==> flow/design.v <==
module caesar_cipher (
   input            clk
  ,input            rst_n
  ,input            ptxt_valid  
  ,input            mode  
  ,input            key_shift_dir_1  
  ,input            key_shift_dir_3  
  ,input      [4:0] key_shift_num_1  
  ,input      [4:0] key_shift_num_3  
  ,input      [7:0] ptxt_char
  ,output reg [7:0] ctxt_char
  ,output reg       err_invalid_key_shift_num
  ,output reg       err_invalid_ptxt_char
  ,output reg       ctx_ready
);
  localparam NUL_CHAR = 8'h00;
  localparam UPPERCASE_A_CHAR = 8'h41;
  localparam UPPERCASE_Z_CHAR = 8'h5A;
  localparam LOWERCASE_A_CHAR = 8'h61;
  localparam LOWERCASE_Z_CHAR = 8'h7A;
  wire       ptxt_char_is_uppercase_letter;
  wire       ptxt_char_is_lowercase_letter;
  wire       ptxt_char_is_letter;
  wire	     err_invalid_key_shift_num_wire;
  wire 	     err_invalid_ptxt_char_wire;
  wire  [4:0] key_shift_num_x;  
  reg  [7:0] sub_letter;
  assign err_invalid_key_shift_num_wire = key_shift_num_1 > 26 || key_shift_num_3 > 26 || key_shift_num_1==key_shift_num_3;
  assign ptxt_char_is_uppercase_letter = (ptxt_char >= UPPERCASE_A_CHAR) &&
                                         (ptxt_char <= UPPERCASE_Z_CHAR);
  assign ptxt_char_is_lowercase_letter = (ptxt_char >= LOWERCASE_A_CHAR) &&
                                         (ptxt_char <= LOWERCASE_Z_CHAR);
  assign ptxt_char_is_letter = ptxt_char_is_uppercase_letter ||
                               ptxt_char_is_lowercase_letter;
  assign err_invalid_ptxt_char_wire = !ptxt_char_is_letter;
  assign key_shift_num_x = (key_shift_num_1 + key_shift_num_3) < 27 ?  (key_shift_num_1 + key_shift_num_3) :  (key_shift_num_1 + key_shift_num_3)  -  5'b11011;
  always @ (*)
    if(!mode) begin  
        if(!key_shift_dir_1 && !key_shift_dir_3) begin
            sub_letter = ptxt_char + {3'b000, key_shift_num_1} + {3'b000, key_shift_num_x} + {3'b000, key_shift_num_3};
            if(ptxt_char_is_uppercase_letter && (sub_letter > UPPERCASE_Z_CHAR))begin
                sub_letter -= 8'h1A;
				if(sub_letter > UPPERCASE_Z_CHAR)begin
					sub_letter -= 8'h1A;
					if(sub_letter > UPPERCASE_Z_CHAR)
						sub_letter -= 8'h1A;
						else 
							sub_letter = sub_letter;
				end
				else 
					sub_letter = sub_letter;
			end 
			else sub_letter = sub_letter;
            if(ptxt_char_is_lowercase_letter && (sub_letter > LOWERCASE_Z_CHAR))begin
                sub_letter -= 8'h1A;
				 if(sub_letter > LOWERCASE_Z_CHAR)begin
					sub_letter -= 8'h1A;
					if(sub_letter > LOWERCASE_Z_CHAR)
						sub_letter -= 8'h1A;
					else 
						sub_letter = sub_letter;
				end
				 else 
					sub_letter = sub_letter;
			end
			else
				sub_letter = sub_letter;
        end
        else if(!key_shift_dir_1 && key_shift_dir_3) begin
            sub_letter = ptxt_char + {3'b000, key_shift_num_1} - {3'b000, key_shift_num_x} - {3'b000, key_shift_num_3};
            if(ptxt_char_is_uppercase_letter && (sub_letter > UPPERCASE_Z_CHAR))begin
                sub_letter -= 8'h1A;
                if(sub_letter > UPPERCASE_Z_CHAR)
                    sub_letter -= 8'h1A;
                else
                    sub_letter = sub_letter;
            end
            else if(ptxt_char_is_lowercase_letter && (sub_letter > LOWERCASE_Z_CHAR))begin
                sub_letter -= 8'h1A;
                if(sub_letter > LOWERCASE_Z_CHAR)
                    sub_letter -= 8'h1A;
                else
                    sub_letter = sub_letter;
            end
            else if(ptxt_char_is_uppercase_letter && (sub_letter < UPPERCASE_A_CHAR)) begin
                sub_letter += 8'h1A;
                if(sub_letter < UPPERCASE_A_CHAR)
                    sub_letter += 8'h1A;
                else
                    sub_letter = sub_letter;
            end
            else if(ptxt_char_is_lowercase_letter && (sub_letter < LOWERCASE_A_CHAR))begin
                sub_letter += 8'h1A;
                if(sub_letter < LOWERCASE_A_CHAR)
                    sub_letter += 8'h1A;
                else
                    sub_letter = sub_letter;
			end
			else 
				sub_letter = sub_letter;
        end
        else if(key_shift_dir_1 && !key_shift_dir_3) begin
            sub_letter = ptxt_char - {3'b000, key_shift_num_1} - {3'b000, key_shift_num_x} + {3'b000, key_shift_num_3};
            if(ptxt_char_is_uppercase_letter && (sub_letter > UPPERCASE_Z_CHAR))begin
                sub_letter -= 8'h1A;
                if(sub_letter > UPPERCASE_Z_CHAR)
                    sub_letter -= 8'h1A;
                else
                    sub_letter = sub_letter;
            end
            else if(ptxt_char_is_lowercase_letter && (sub_letter > LOWERCASE_Z_CHAR))begin
                sub_letter -= 8'h1A;
                if(sub_letter > LOWERCASE_Z_CHAR)
                    sub_letter -= 8'h1A;
                else
                    sub_letter = sub_letter;
            end
            else if(ptxt_char_is_uppercase_letter && (sub_letter < UPPERCASE_A_CHAR))begin
                sub_letter += 8'h1A;
                if(sub_letter < UPPERCASE_A_CHAR)
                    sub_letter += 8'h1A;
                else
                    sub_letter = sub_letter;
            end
            else if(ptxt_char_is_lowercase_letter && (sub_letter < LOWERCASE_A_CHAR))begin
                sub_letter += 8'h1A;
                if(sub_letter < LOWERCASE_A_CHAR)
                    sub_letter += 8'h1A;
                else
                    sub_letter = sub_letter;
            end
			else 
				sub_letter = sub_letter;
        end
		else if(key_shift_dir_1 && key_shift_dir_3) begin
            sub_letter = ptxt_char - {3'b000, key_shift_num_1} + {3'b000, key_shift_num_x} - {3'b000, key_shift_num_3};
            if(ptxt_char_is_uppercase_letter && (sub_letter < UPPERCASE_A_CHAR))begin
                sub_letter += 8'h1A;
				 if((sub_letter < UPPERCASE_A_CHAR))
					sub_letter += 8'h1A;
				else
					sub_letter = sub_letter;
			end
			else
				sub_letter = sub_letter;
            if(ptxt_char_is_lowercase_letter && (sub_letter < LOWERCASE_A_CHAR))begin
                sub_letter += 8'h1A;
				  if((sub_letter < LOWERCASE_A_CHAR))
					sub_letter += 8'h1A;
				  else
					sub_letter = sub_letter;
			end
			else
				sub_letter = sub_letter;
        end
		else
			sub_letter = NUL_CHAR;
    end
    else begin  
        if(!key_shift_dir_1 && !key_shift_dir_3) begin
            sub_letter = ptxt_char - {3'b000, key_shift_num_1} - {3'b000, key_shift_num_x} - {3'b000, key_shift_num_3};
            if(ptxt_char_is_uppercase_letter && (sub_letter < UPPERCASE_A_CHAR || sub_letter > 200))begin
                sub_letter += 8'h1A;
				 if(sub_letter < UPPERCASE_A_CHAR  || sub_letter > 200)begin
					sub_letter += 8'h1A;
					if(sub_letter < UPPERCASE_A_CHAR  || sub_letter > 200 )
						sub_letter += 8'h1A;
					else
						sub_letter = sub_letter;
				end
				else
					sub_letter = sub_letter;
			end
			else
				sub_letter = sub_letter;
            if(ptxt_char_is_lowercase_letter && (sub_letter < LOWERCASE_A_CHAR))begin
                sub_letter += 8'h1A;
				if(sub_letter < LOWERCASE_A_CHAR)begin
					sub_letter += 8'h1A;
					if(sub_letter < LOWERCASE_A_CHAR)
						sub_letter += 8'h1A;
					else
						sub_letter = sub_letter;
				end
				else
					sub_letter = sub_letter;
			end
			else
				sub_letter = sub_letter;			
        end
        else if(!key_shift_dir_1 && key_shift_dir_3) begin
            sub_letter = ptxt_char - {3'b000, key_shift_num_1} + {3'b000, key_shift_num_x} + {3'b000, key_shift_num_3};
            if(ptxt_char_is_uppercase_letter && (sub_letter > UPPERCASE_Z_CHAR))begin
                sub_letter -= 8'h1A;
                if(sub_letter > UPPERCASE_Z_CHAR)
                    sub_letter -= 8'h1A;
                else
                    sub_letter = sub_letter;
            end
            else if(ptxt_char_is_lowercase_letter && (sub_letter > LOWERCASE_Z_CHAR))begin
                sub_letter -= 8'h1A;
                if(sub_letter > LOWERCASE_Z_CHAR)
                    sub_letter -= 8'h1A;
                else
                    sub_letter = sub_letter;
            end
            else if(ptxt_char_is_uppercase_letter && (sub_letter < UPPERCASE_A_CHAR))begin
                sub_letter += 8'h1A;
                if(sub_letter < UPPERCASE_A_CHAR)
                    sub_letter += 8'h1A;
                else
                    sub_letter = sub_letter;
            end
            else if(ptxt_char_is_lowercase_letter && (sub_letter < LOWERCASE_A_CHAR))begin
                sub_letter += 8'h1A;
                if(sub_letter < LOWERCASE_A_CHAR)
                    sub_letter += 8'h1A;
                else
                    sub_letter = sub_letter;
            end
			else
				sub_letter = sub_letter;
        end
        else if(key_shift_dir_1 && !key_shift_dir_3) begin
            sub_letter = ptxt_char + {3'b000, key_shift_num_1} + {3'b000, key_shift_num_x} - {3'b000, key_shift_num_3};
            if(ptxt_char_is_uppercase_letter && (sub_letter > UPPERCASE_Z_CHAR))begin
                sub_letter -= 8'h1A;
                if(sub_letter > UPPERCASE_Z_CHAR)
                    sub_letter -= 8'h1A;
                else
                    sub_letter = sub_letter;
            end
            else if(ptxt_char_is_lowercase_letter && (sub_letter > LOWERCASE_Z_CHAR))begin
                sub_letter -= 8'h1A;
                if(sub_letter > LOWERCASE_Z_CHAR)
                    sub_letter -= 8'h1A;
                else
                    sub_letter = sub_letter;
            end
            else if(ptxt_char_is_uppercase_letter && (sub_letter < UPPERCASE_A_CHAR))begin
                sub_letter += 8'h1A;
                if(sub_letter < UPPERCASE_A_CHAR)
                    sub_letter += 8'h1A;
                else
                    sub_letter = sub_letter;
            end
            else if(ptxt_char_is_lowercase_letter && (sub_letter < LOWERCASE_A_CHAR))begin
                sub_letter += 8'h1A;
                if(sub_letter < LOWERCASE_A_CHAR)
                    sub_letter += 8'h1A;
                else
                    sub_letter = sub_letter;
            end
			else
				sub_letter = sub_letter;
        end
        else if(key_shift_dir_1 && key_shift_dir_3) begin
            sub_letter = ptxt_char + {3'b000, key_shift_num_1} - {3'b000, key_shift_num_x} + {3'b000, key_shift_num_3};
             if(ptxt_char_is_uppercase_letter && (sub_letter > UPPERCASE_Z_CHAR))begin
                sub_letter -= 8'h1A;
				if((sub_letter > UPPERCASE_Z_CHAR))
					sub_letter -= 8'h1A;
				else
					sub_letter = sub_letter;
			end
			else
				sub_letter = sub_letter;
            if(ptxt_char_is_lowercase_letter && (sub_letter > LOWERCASE_Z_CHAR))begin
                sub_letter -= 8'h1A;
				 if((sub_letter > LOWERCASE_Z_CHAR))
					sub_letter -= 8'h1A;
				 else
					sub_letter = sub_letter;
			end
			else
				sub_letter = sub_letter;
        end
		else
			sub_letter = NUL_CHAR;
    end
  always @ (posedge clk or negedge rst_n)
    if(!rst_n)begin
      ctx_ready <= 1'b0;
      ctxt_char <= NUL_CHAR;
      err_invalid_key_shift_num <= 1'b0;
	  err_invalid_ptxt_char <=1'b0;
	  end
    else if(err_invalid_ptxt_char_wire || err_invalid_key_shift_num_wire || !ptxt_valid) begin
      ctx_ready <= 1'b0;
      ctxt_char <= NUL_CHAR;
	  err_invalid_key_shift_num <= 1'b1;
	  err_invalid_ptxt_char <=1'b1;
	  end
    else begin
      ctx_ready <= 1'b1;
      ctxt_char <= sub_letter;
	  err_invalid_key_shift_num <= 1'b0;
	  err_invalid_ptxt_char <=1'b0;
	  end
endmodule
# Tool chain data of caesar_cipher
# Tool output for the design above, in the order of the flow.
# Lines are those of the file above, counted from 1.
# Operators carry their Yosys type and port widths (W data, S select, Z words).
# Cell names lack the library's common part.
# Not given: --
dict set report setup {
  top_module {caesar_cipher}
  clock_port {clk}
  library {sky130hd}
  corner {tt_025C_1v80}
}

# After elaboration
# Yosys after proc, flatten, opt, wreduce and memory -nomap, before mapping. Enables and synchronous resets that opt folds into registers are not counted as muxes. Memory bits, and registers merged into a memory's read port (data or address), are not among the register bits. Print and check cells are not counted.
dict set report word_totals {
  reg_bits 10
  input_bits 24
  out_inout_bits 11
  elab_cells 240
}
dict set report classes {
  add_sub_neg 53
  cmp 62
  eq_ne 1
  mux 79
  n_reduce_logical 42
}
# cell n
set ops {}
lappend ops {{$mux W8} 76}
lappend ops {{$gt A8 B7 Y1 const B} 26}
lappend ops {{$lt A8 B7 Y1 const B} 26}
lappend ops {{$add A8 B5 Y8 const B} 18}
lappend ops {{$sub A8 B5 Y8 const B} 18}
lappend ops {{$add A8 B5 Y8} 7}
lappend ops {{$sub A8 B5 Y8} 7}
lappend ops {{$logic_and A1 B1 Y1} 30}
lappend ops {{$gt A8 B8 Y1 const B} 3}
lappend ops {{$ge A8 B7 Y1 const B} 2}
lappend ops {{$le A8 B7 Y1 const B} 2}
lappend ops {{$gt A5 B5 Y1 const B} 2}
lappend ops {{$logic_or A1 B1 Y1} 8}
lappend ops {{$add A5 B5 Y6} 1}
lappend ops {{$lt A6 B5 Y1 const B} 1}
lappend ops {{$add A5 B5 Y5} 1}
lappend ops {{$sub A5 B5 Y5 const B} 1}
lappend ops {{$eq A5 B5 Y1} 1}
lappend ops {{$mux W5} 1}
lappend ops {{$logic_not A1 Y1} 4}
lappend ops {{$mux W1} 2}

# Longest topological paths
# Yosys ltp: most cells in a row. Word level: on the elaborated netlist, between registers, memories and ports. Mapped: between sequential cells and ports; inverters and the memories' decode and read muxes count.
dict set report logic_depth {
  depth_word 24
  ABC_AREA 0
  ltp_mapped 47
  mapped_depth_nobuf 43
}

# After synthesis
# Source: synth_stat.txt of the flow (Yosys; design flattened, memories mapped). It holds for the ABC_AREA given above (unset counts as 0); a run with the other value may have another netlist.
# cell n area_total_um2
set by_type {}
lappend by_type {ha_1 170 2127.04}
lappend by_type {xnor2_1 142 1.24E+03}
lappend by_type {a21oi_1 174 870.835}
lappend by_type {nor2_1 228 855.821}
lappend by_type {nand2_1 225 844.56}
lappend by_type {o21ai_0 137 685.658}
lappend by_type {inv_1 128 480.461}
lappend by_type {mux2i_1 44 440.422}
lappend by_type {nor3_1 78 390.374}
lappend by_type {xor2_1 44 385.37}
lappend by_type {nand3_1 73 365.35}
lappend by_type {fa_1 15 300.288}
lappend by_type {a211oi_1 38 285.274}
lappend by_type {o211ai_1 36 270.259}
lappend by_type {dfrtp_1 10 250.24}
lappend by_type {a21o_1 30 225.216}
lappend by_type {nor2b_1 36 225.216}
lappend by_type {clkbuf_1 58 217.709}
# Other cell types: 111; their cells: 636.
dict set report mapped {
  mapped_cells 2302
  yosys_area_um2 15790.1
  seq_area_um2 250.2
  ffs 10
  buf_cells 90
}

# Timing after synthesis
# Path of least setup slack by OpenSTA after synthesis, without wires, with an ideal clock, recovery checks aside; 20% of the period is set as input and as output delay. Where synthesis merged equal registers, the netlist keeps one of their names.
dict set report synth_path {
  kind {input port to flip-flop}
  from {in key_shift_num_1[0]}
  to {reg ctxt_char[1]}
  clock_period_ns 14.0
  input_delay_ns 2.800
  setup_time_ns 0.101
  t_first_pin_ns 2.800
  arrival_time_ns 12.614
  required_time_ns 13.899
  path_slack_ns 1.285
  path_delay_ns 9.915
  stages 47
  n_path_buf 5
  period_less_setup_slack_ns 12.715
}
# "path_delay_ns" is the arrival time less input delay plus setup time.
# "stages" counts driving pins, that of a launching flip-flop among them; a cell with two outputs on the path counts twice.
# "period_less_setup_slack_ns" = period - worst setup slack (recovery checks aside). The figure is calculated, with input and output delays left at 20% of the set period.
# Between the ends stands the longest chain of elaborated cells between them, by number of cells; it is not shown to be the way that was timed. Of several equally long chains one is given.
# Each line given opens the expression or statement behind the cell; cells for indexed reads and writes are added by Yosys, which also makes memories of some case tables.
# A register here has more assigning lines than the two given.
dict set report synth_between {
  cell_sequence {ha_1 fa_1 and3_1 nor3_1 nor2_1 a21oi_1 mux2i_1 inv_1 fa_1 xor2_1 ha_1 clkbuf_1 nor2_1 a21oi_1 xnor2_1 clkbuf_1 ha_1 clkbuf_1 [... 11 more ...] a31oi_1 nor2_1 a21oi_1 inv_1 ha_1 o2111ai_1 a211oi_1 a211oi_4 a2111oi_1 nor4_2 xnor2_2 nor2_2 nor4_2 or2_1 a21oi_2 xnor2_1 o2111a_1 nor4_1}
  elab_chain_cells 24
  cells_between 219
  classes_between {add/sub: 53; compare: 57; eq/ne: 1; mux: 77; reduce/logical: 31}
}
# item line_no
set synth_lines {}
lappend synth_lines {{from (decl)} 8} ;# ,input      [4:0] key_shift_num_1
lappend synth_lines {{$add A5 B5 Y5} 36} ;# assign key_shift_num_x = (key_shift_num_1 + key_shift_num_3) < 27 ?  (key_shift_num_1 + key_shift_num_3) :  (k ...
lappend synth_lines {{$sub A5 B5 Y5} 36}
lappend synth_lines {{$mux W5} 36}
lappend synth_lines {{$add A8 B5 Y8} 136} ;# sub_letter = ptxt_char - {3'b000, key_shift_num_1} + {3'b000, key_shift_num_x} - {3'b000, key_shift_num_3};
lappend synth_lines {{$sub A8 B5 Y8} 136}
lappend synth_lines {{$add A8 B5 Y8} 138} ;# sub_letter += 8'h1A;
lappend synth_lines {{$add A8 B5 Y8} 140} ;# sub_letter += 8'h1A;
lappend synth_lines {{[... 10 more ...]} --}
lappend synth_lines {{$mux W8} 146} ;# if(ptxt_char_is_lowercase_letter && (sub_letter < LOWERCASE_A_CHAR))begin
lappend synth_lines {{$mux W8} 135} ;# else if(key_shift_dir_1 && key_shift_dir_3) begin
lappend synth_lines {{$mux W8} 102} ;# else if(key_shift_dir_1 && !key_shift_dir_3) begin
lappend synth_lines {{$mux W8} 69} ;# else if(!key_shift_dir_1 && key_shift_dir_3) begin
lappend synth_lines {{$mux W8} 39} ;# if(!key_shift_dir_1 && !key_shift_dir_3) begin
lappend synth_lines {{$mux W8} 38} ;# if(!mode) begin
lappend synth_lines {{$mux W8} 288} ;# else if(err_invalid_ptxt_char_wire || err_invalid_key_shift_num_wire || !ptxt_valid) begin
lappend synth_lines {{to (assign)} 290} ;# ctxt_char <= NUL_CHAR;
lappend synth_lines {{to (assign)} 296} ;# ctxt_char <= sub_letter;
lappend synth_lines {{to (decl)} 11} ;# ,output reg [7:0] ctxt_char

# Path in the finished layout
# Path of least setup slack in the final report of entry A (OpenROAD, finished layout, wires in). Where an end is a register, its clock arrival counts in the times.
dict set report layout_path {
  kind {input port to flip-flop}
  from {in key_shift_num_3[0]}
  to {reg ctxt_char[4]}
  clock_period_ns 20.9
  input_delay_ns 4.18
  setup_time_ns 0.13
  t_first_pin_ns 4.18
  arrival_time_ns 16.29
  required_time_ns 21.01
  path_slack_ns 4.72
  stages 43
  n_path_buf 1
}
# Between the ends stands the longest chain of elaborated cells between them, by number of cells; it is not shown to be the way that was timed. Of several equally long chains one is given.
# A register here has more assigning lines than the two given.
dict set report layout_between {
  cell_sequence {clkdlybuf4s50_1 ha_1 fa_1 and3_1 nor3_1 nor2_1 a21oi_1 mux2i_1 inv_1 ha_1 o311a_1 a21oi_1 ha_1 or4_1 nand2_1 ha_1 nor2b_1 nor2_1 [... 7 more ...] a32oi_1 and3_1 inv_1 ha_1 nand2_1 nor3_1 a221oi_1 nand3_1 nor2b_1 or2_2 xnor2_1 a31oi_1 inv_1 a221oi_1 nand3_1 xnor2_1 o211ai_1 o211ai_1}
  elab_chain_cells 24
  cells_between 217
  classes_between {add/sub: 51; compare: 57; eq/ne: 1; mux: 77; reduce/logical: 31}
}
# item line_no
set layout_lines {}
lappend layout_lines {{from (decl)} 9} ;# ,input      [4:0] key_shift_num_3
lappend layout_lines {{$add A5 B5 Y5} 36} ;# assign key_shift_num_x = (key_shift_num_1 + key_shift_num_3) < 27 ?  (key_shift_num_1 + key_shift_num_3) :  (k ...
lappend layout_lines {{$sub A5 B5 Y5} 36}
lappend layout_lines {{$mux W5} 36}
lappend layout_lines {{$add A8 B5 Y8} 136} ;# sub_letter = ptxt_char - {3'b000, key_shift_num_1} + {3'b000, key_shift_num_x} - {3'b000, key_shift_num_3};
lappend layout_lines {{$sub A8 B5 Y8} 136}
lappend layout_lines {{$add A8 B5 Y8} 138} ;# sub_letter += 8'h1A;
lappend layout_lines {{$add A8 B5 Y8} 140} ;# sub_letter += 8'h1A;
lappend layout_lines {{[... 10 more ...]} --}
lappend layout_lines {{$mux W8} 146} ;# if(ptxt_char_is_lowercase_letter && (sub_letter < LOWERCASE_A_CHAR))begin
lappend layout_lines {{$mux W8} 135} ;# else if(key_shift_dir_1 && key_shift_dir_3) begin
lappend layout_lines {{$mux W8} 102} ;# else if(key_shift_dir_1 && !key_shift_dir_3) begin
lappend layout_lines {{$mux W8} 69} ;# else if(!key_shift_dir_1 && key_shift_dir_3) begin
lappend layout_lines {{$mux W8} 39} ;# if(!key_shift_dir_1 && !key_shift_dir_3) begin
lappend layout_lines {{$mux W8} 38} ;# if(!mode) begin
lappend layout_lines {{$mux W8} 288} ;# else if(err_invalid_ptxt_char_wire || err_invalid_key_shift_num_wire || !ptxt_valid) begin
lappend layout_lines {{to (assign)} 290} ;# ctxt_char <= NUL_CHAR;
lappend layout_lines {{to (assign)} 296} ;# ctxt_char <= sub_letter;
lappend layout_lines {{to (decl)} 11} ;# ,output reg [7:0] ctxt_char

Add stored flow runs of caesar_cipher

Measured data: module caesar_cipher, platform sky130hd, 4 stored runs of the flow under differing settings, order arbitrary. Input and output delays are each 20% of the period that was set; the output load is 0.01 pF.
"period_less_ws_ns" = clock period - worst setup slack. The figure is calculated, with input and output delays left at 20% of the set period.
"worst_path_ns" = time allowed to the worst setup path (clock period - input delay - output delay, where it has them) - its slack; a late launch clock adds to it, a late capture clock takes from it.

[flow] entry A: files
==> flow/run.sh <==
#!/bin/bash
# the make line also repeats the synthesis and layout settings of config.mk as NAME=value (left out here)
make -C /OpenROAD-flow-scripts/flow DESIGN_CONFIG=/design/flow/config.mk WORK_HOME=/design/flow/orfs CLKGATE_MAP_FILE= finish
==> flow/config.mk <==
export PLATFORM = sky130hd
export DESIGN_NAME = caesar_cipher
export DESIGN_NICKNAME = caesar_cipher
export VERILOG_FILES = /design/flow/design.v
export SDC_FILE = /design/flow/constraint.sdc
export NUM_CORES = 4
export LEC_CHECK = 0
export CAP_MARGIN = 20
export CORE_MARGIN = 2
export CORE_UTILIZATION = 40
export SLEW_MARGIN = 20
==> flow/constraint.sdc <==
create_clock -name core_clock -period 20.9 [get_ports {clk}]
set_input_delay 4.1800 -clock core_clock [delete_from_list [all_inputs] [get_ports {clk}]]
set_output_delay 4.1800 -clock core_clock [all_outputs]
set_load 0.01 [all_outputs]

[flow] entry A: metrics
[metrics] synth_chip_area_um2 = 15790.1
[metrics] design_die_area_um2 = 41081.2
[metrics] finalCellArea_um2 = 16698.5
[metrics] utilization_pct = 43.0
[metrics] ws_setup_ns = 4.716
[metrics] tns_ns = 0.000
[metrics] period_less_ws_ns = 16.184
[metrics] worst_path_ns = 12.00
[metrics] critical_path_kind = input port to flip-flop

[flow] entry B: files
==> flow/run.sh <==
#!/bin/bash
# the make line also repeats the synthesis and layout settings of config.mk as NAME=value (left out here)
make -C /OpenROAD-flow-scripts/flow DESIGN_CONFIG=/design/flow/config.mk WORK_HOME=/design/flow/orfs CLKGATE_MAP_FILE= finish
==> flow/config.mk <==
export PLATFORM = sky130hd
export DESIGN_NAME = caesar_cipher
export DESIGN_NICKNAME = caesar_cipher
export VERILOG_FILES = /design/flow/design.v
export SDC_FILE = /design/flow/constraint.sdc
export NUM_CORES = 4
export LEC_CHECK = 0
export CAP_MARGIN = 15
export CELL_PAD_IN_SITES_DETAIL_PLACEMENT = 0
export CELL_PAD_IN_SITES_GLOBAL_PLACEMENT = 1
export CORE_ASPECT_RATIO = 1.96
export CORE_MARGIN = 2
export CORE_UTILIZATION = 24
export CTS_CLUSTER_DIAMETER = 389
export GPL_ROUTABILITY_DRIVEN = 1
export GPL_TIMING_DRIVEN = 1
export HOLD_SLACK_MARGIN = 0.13
export MAX_ROUTING_LAYER = met4
export MIN_ROUTING_LAYER = met1
export PLACE_DENSITY_LB_ADDON = 0.1
export SLEW_MARGIN = 20
export TNS_END_PERCENT = 65
==> flow/constraint.sdc <==
create_clock -name core_clock -period 7.77 [get_ports {clk}]
set_input_delay 1.5540 -clock core_clock [delete_from_list [all_inputs] [get_ports {clk}]]
set_output_delay 1.5540 -clock core_clock [all_outputs]
set_load 0.01 [all_outputs]

[flow] entry B: metrics
[metrics] synth_chip_area_um2 = 15790.1
[metrics] design_die_area_um2 = 67977.8
[metrics] finalCellArea_um2 = 26356.5
[metrics] utilization_pct = 40.5
[metrics] ws_setup_ns = -2.066
[metrics] tns_ns = -14.122
[metrics] period_less_ws_ns = 9.836
[metrics] worst_path_ns = 8.28
[metrics] critical_path_kind = input port to flip-flop

[flow] entry C: files
==> flow/run.sh <==
#!/bin/bash
# the make line also repeats the synthesis and layout settings of config.mk as NAME=value (left out here)
make -C /OpenROAD-flow-scripts/flow DESIGN_CONFIG=/design/flow/config.mk WORK_HOME=/design/flow/orfs CLKGATE_MAP_FILE= finish
==> flow/config.mk <==
export PLATFORM = sky130hd
export DESIGN_NAME = caesar_cipher
export DESIGN_NICKNAME = caesar_cipher
export VERILOG_FILES = /design/flow/design.v
export SDC_FILE = /design/flow/constraint.sdc
export NUM_CORES = 4
export LEC_CHECK = 0
export CAP_MARGIN = 20
export CORE_MARGIN = 2
export CORE_UTILIZATION = 40
export SLEW_MARGIN = 20
==> flow/constraint.sdc <==
create_clock -name core_clock -period 13.6 [get_ports {clk}]
set_input_delay 2.7200 -clock core_clock [delete_from_list [all_inputs] [get_ports {clk}]]
set_output_delay 2.7200 -clock core_clock [all_outputs]
set_load 0.01 [all_outputs]

[flow] entry C: metrics
[metrics] synth_chip_area_um2 = 15790.1
[metrics] design_die_area_um2 = 41081.2
[metrics] finalCellArea_um2 = 17046.3
[metrics] utilization_pct = 43.9
[metrics] ws_setup_ns = 0.660
[metrics] tns_ns = 0.000
[metrics] period_less_ws_ns = 12.940
[metrics] worst_path_ns = 10.22
[metrics] critical_path_kind = input port to flip-flop

[flow] entry D: files
==> flow/run.sh <==
#!/bin/bash
# the make line also repeats the synthesis and layout settings of config.mk as NAME=value (left out here)
make -C /OpenROAD-flow-scripts/flow DESIGN_CONFIG=/design/flow/config.mk WORK_HOME=/design/flow/orfs CLKGATE_MAP_FILE= finish
==> flow/config.mk <==
export PLATFORM = sky130hd
export DESIGN_NAME = caesar_cipher
export DESIGN_NICKNAME = caesar_cipher
export VERILOG_FILES = /design/flow/design.v
export SDC_FILE = /design/flow/constraint.sdc
export NUM_CORES = 4
export LEC_CHECK = 0
export CAP_MARGIN = 15
export CELL_PAD_IN_SITES_DETAIL_PLACEMENT = 2
export CELL_PAD_IN_SITES_GLOBAL_PLACEMENT = 1
export CORE_MARGIN = 2
export CORE_UTILIZATION = 24
export CTS_CLUSTER_DIAMETER = 389
export GPL_ROUTABILITY_DRIVEN = 0
export GPL_TIMING_DRIVEN = 0
export HOLD_SLACK_MARGIN = -0.02
export MAX_ROUTING_LAYER = met4
export MIN_ROUTING_LAYER = met1
export PLACE_DENSITY_LB_ADDON = 0.1
export SLEW_MARGIN = 20
export TNS_END_PERCENT = 65
==> flow/constraint.sdc <==
create_clock -name core_clock -period 23.0 [get_ports {clk}]
set_input_delay 4.6000 -clock core_clock [delete_from_list [all_inputs] [get_ports {clk}]]
set_output_delay 4.6000 -clock core_clock [all_outputs]
set_load 0.01 [all_outputs]

[flow] entry D: metrics
[metrics] synth_chip_area_um2 = 15790.1
[metrics] design_die_area_um2 = 67860.2
[metrics] finalCellArea_um2 = 17415.5
[metrics] utilization_pct = 26.6
[metrics] ws_setup_ns = 4.581
[metrics] tns_ns = 0.000
[metrics] period_less_ws_ns = 18.419
[metrics] worst_path_ns = 13.82
[metrics] critical_path_kind = input port to flip-flop
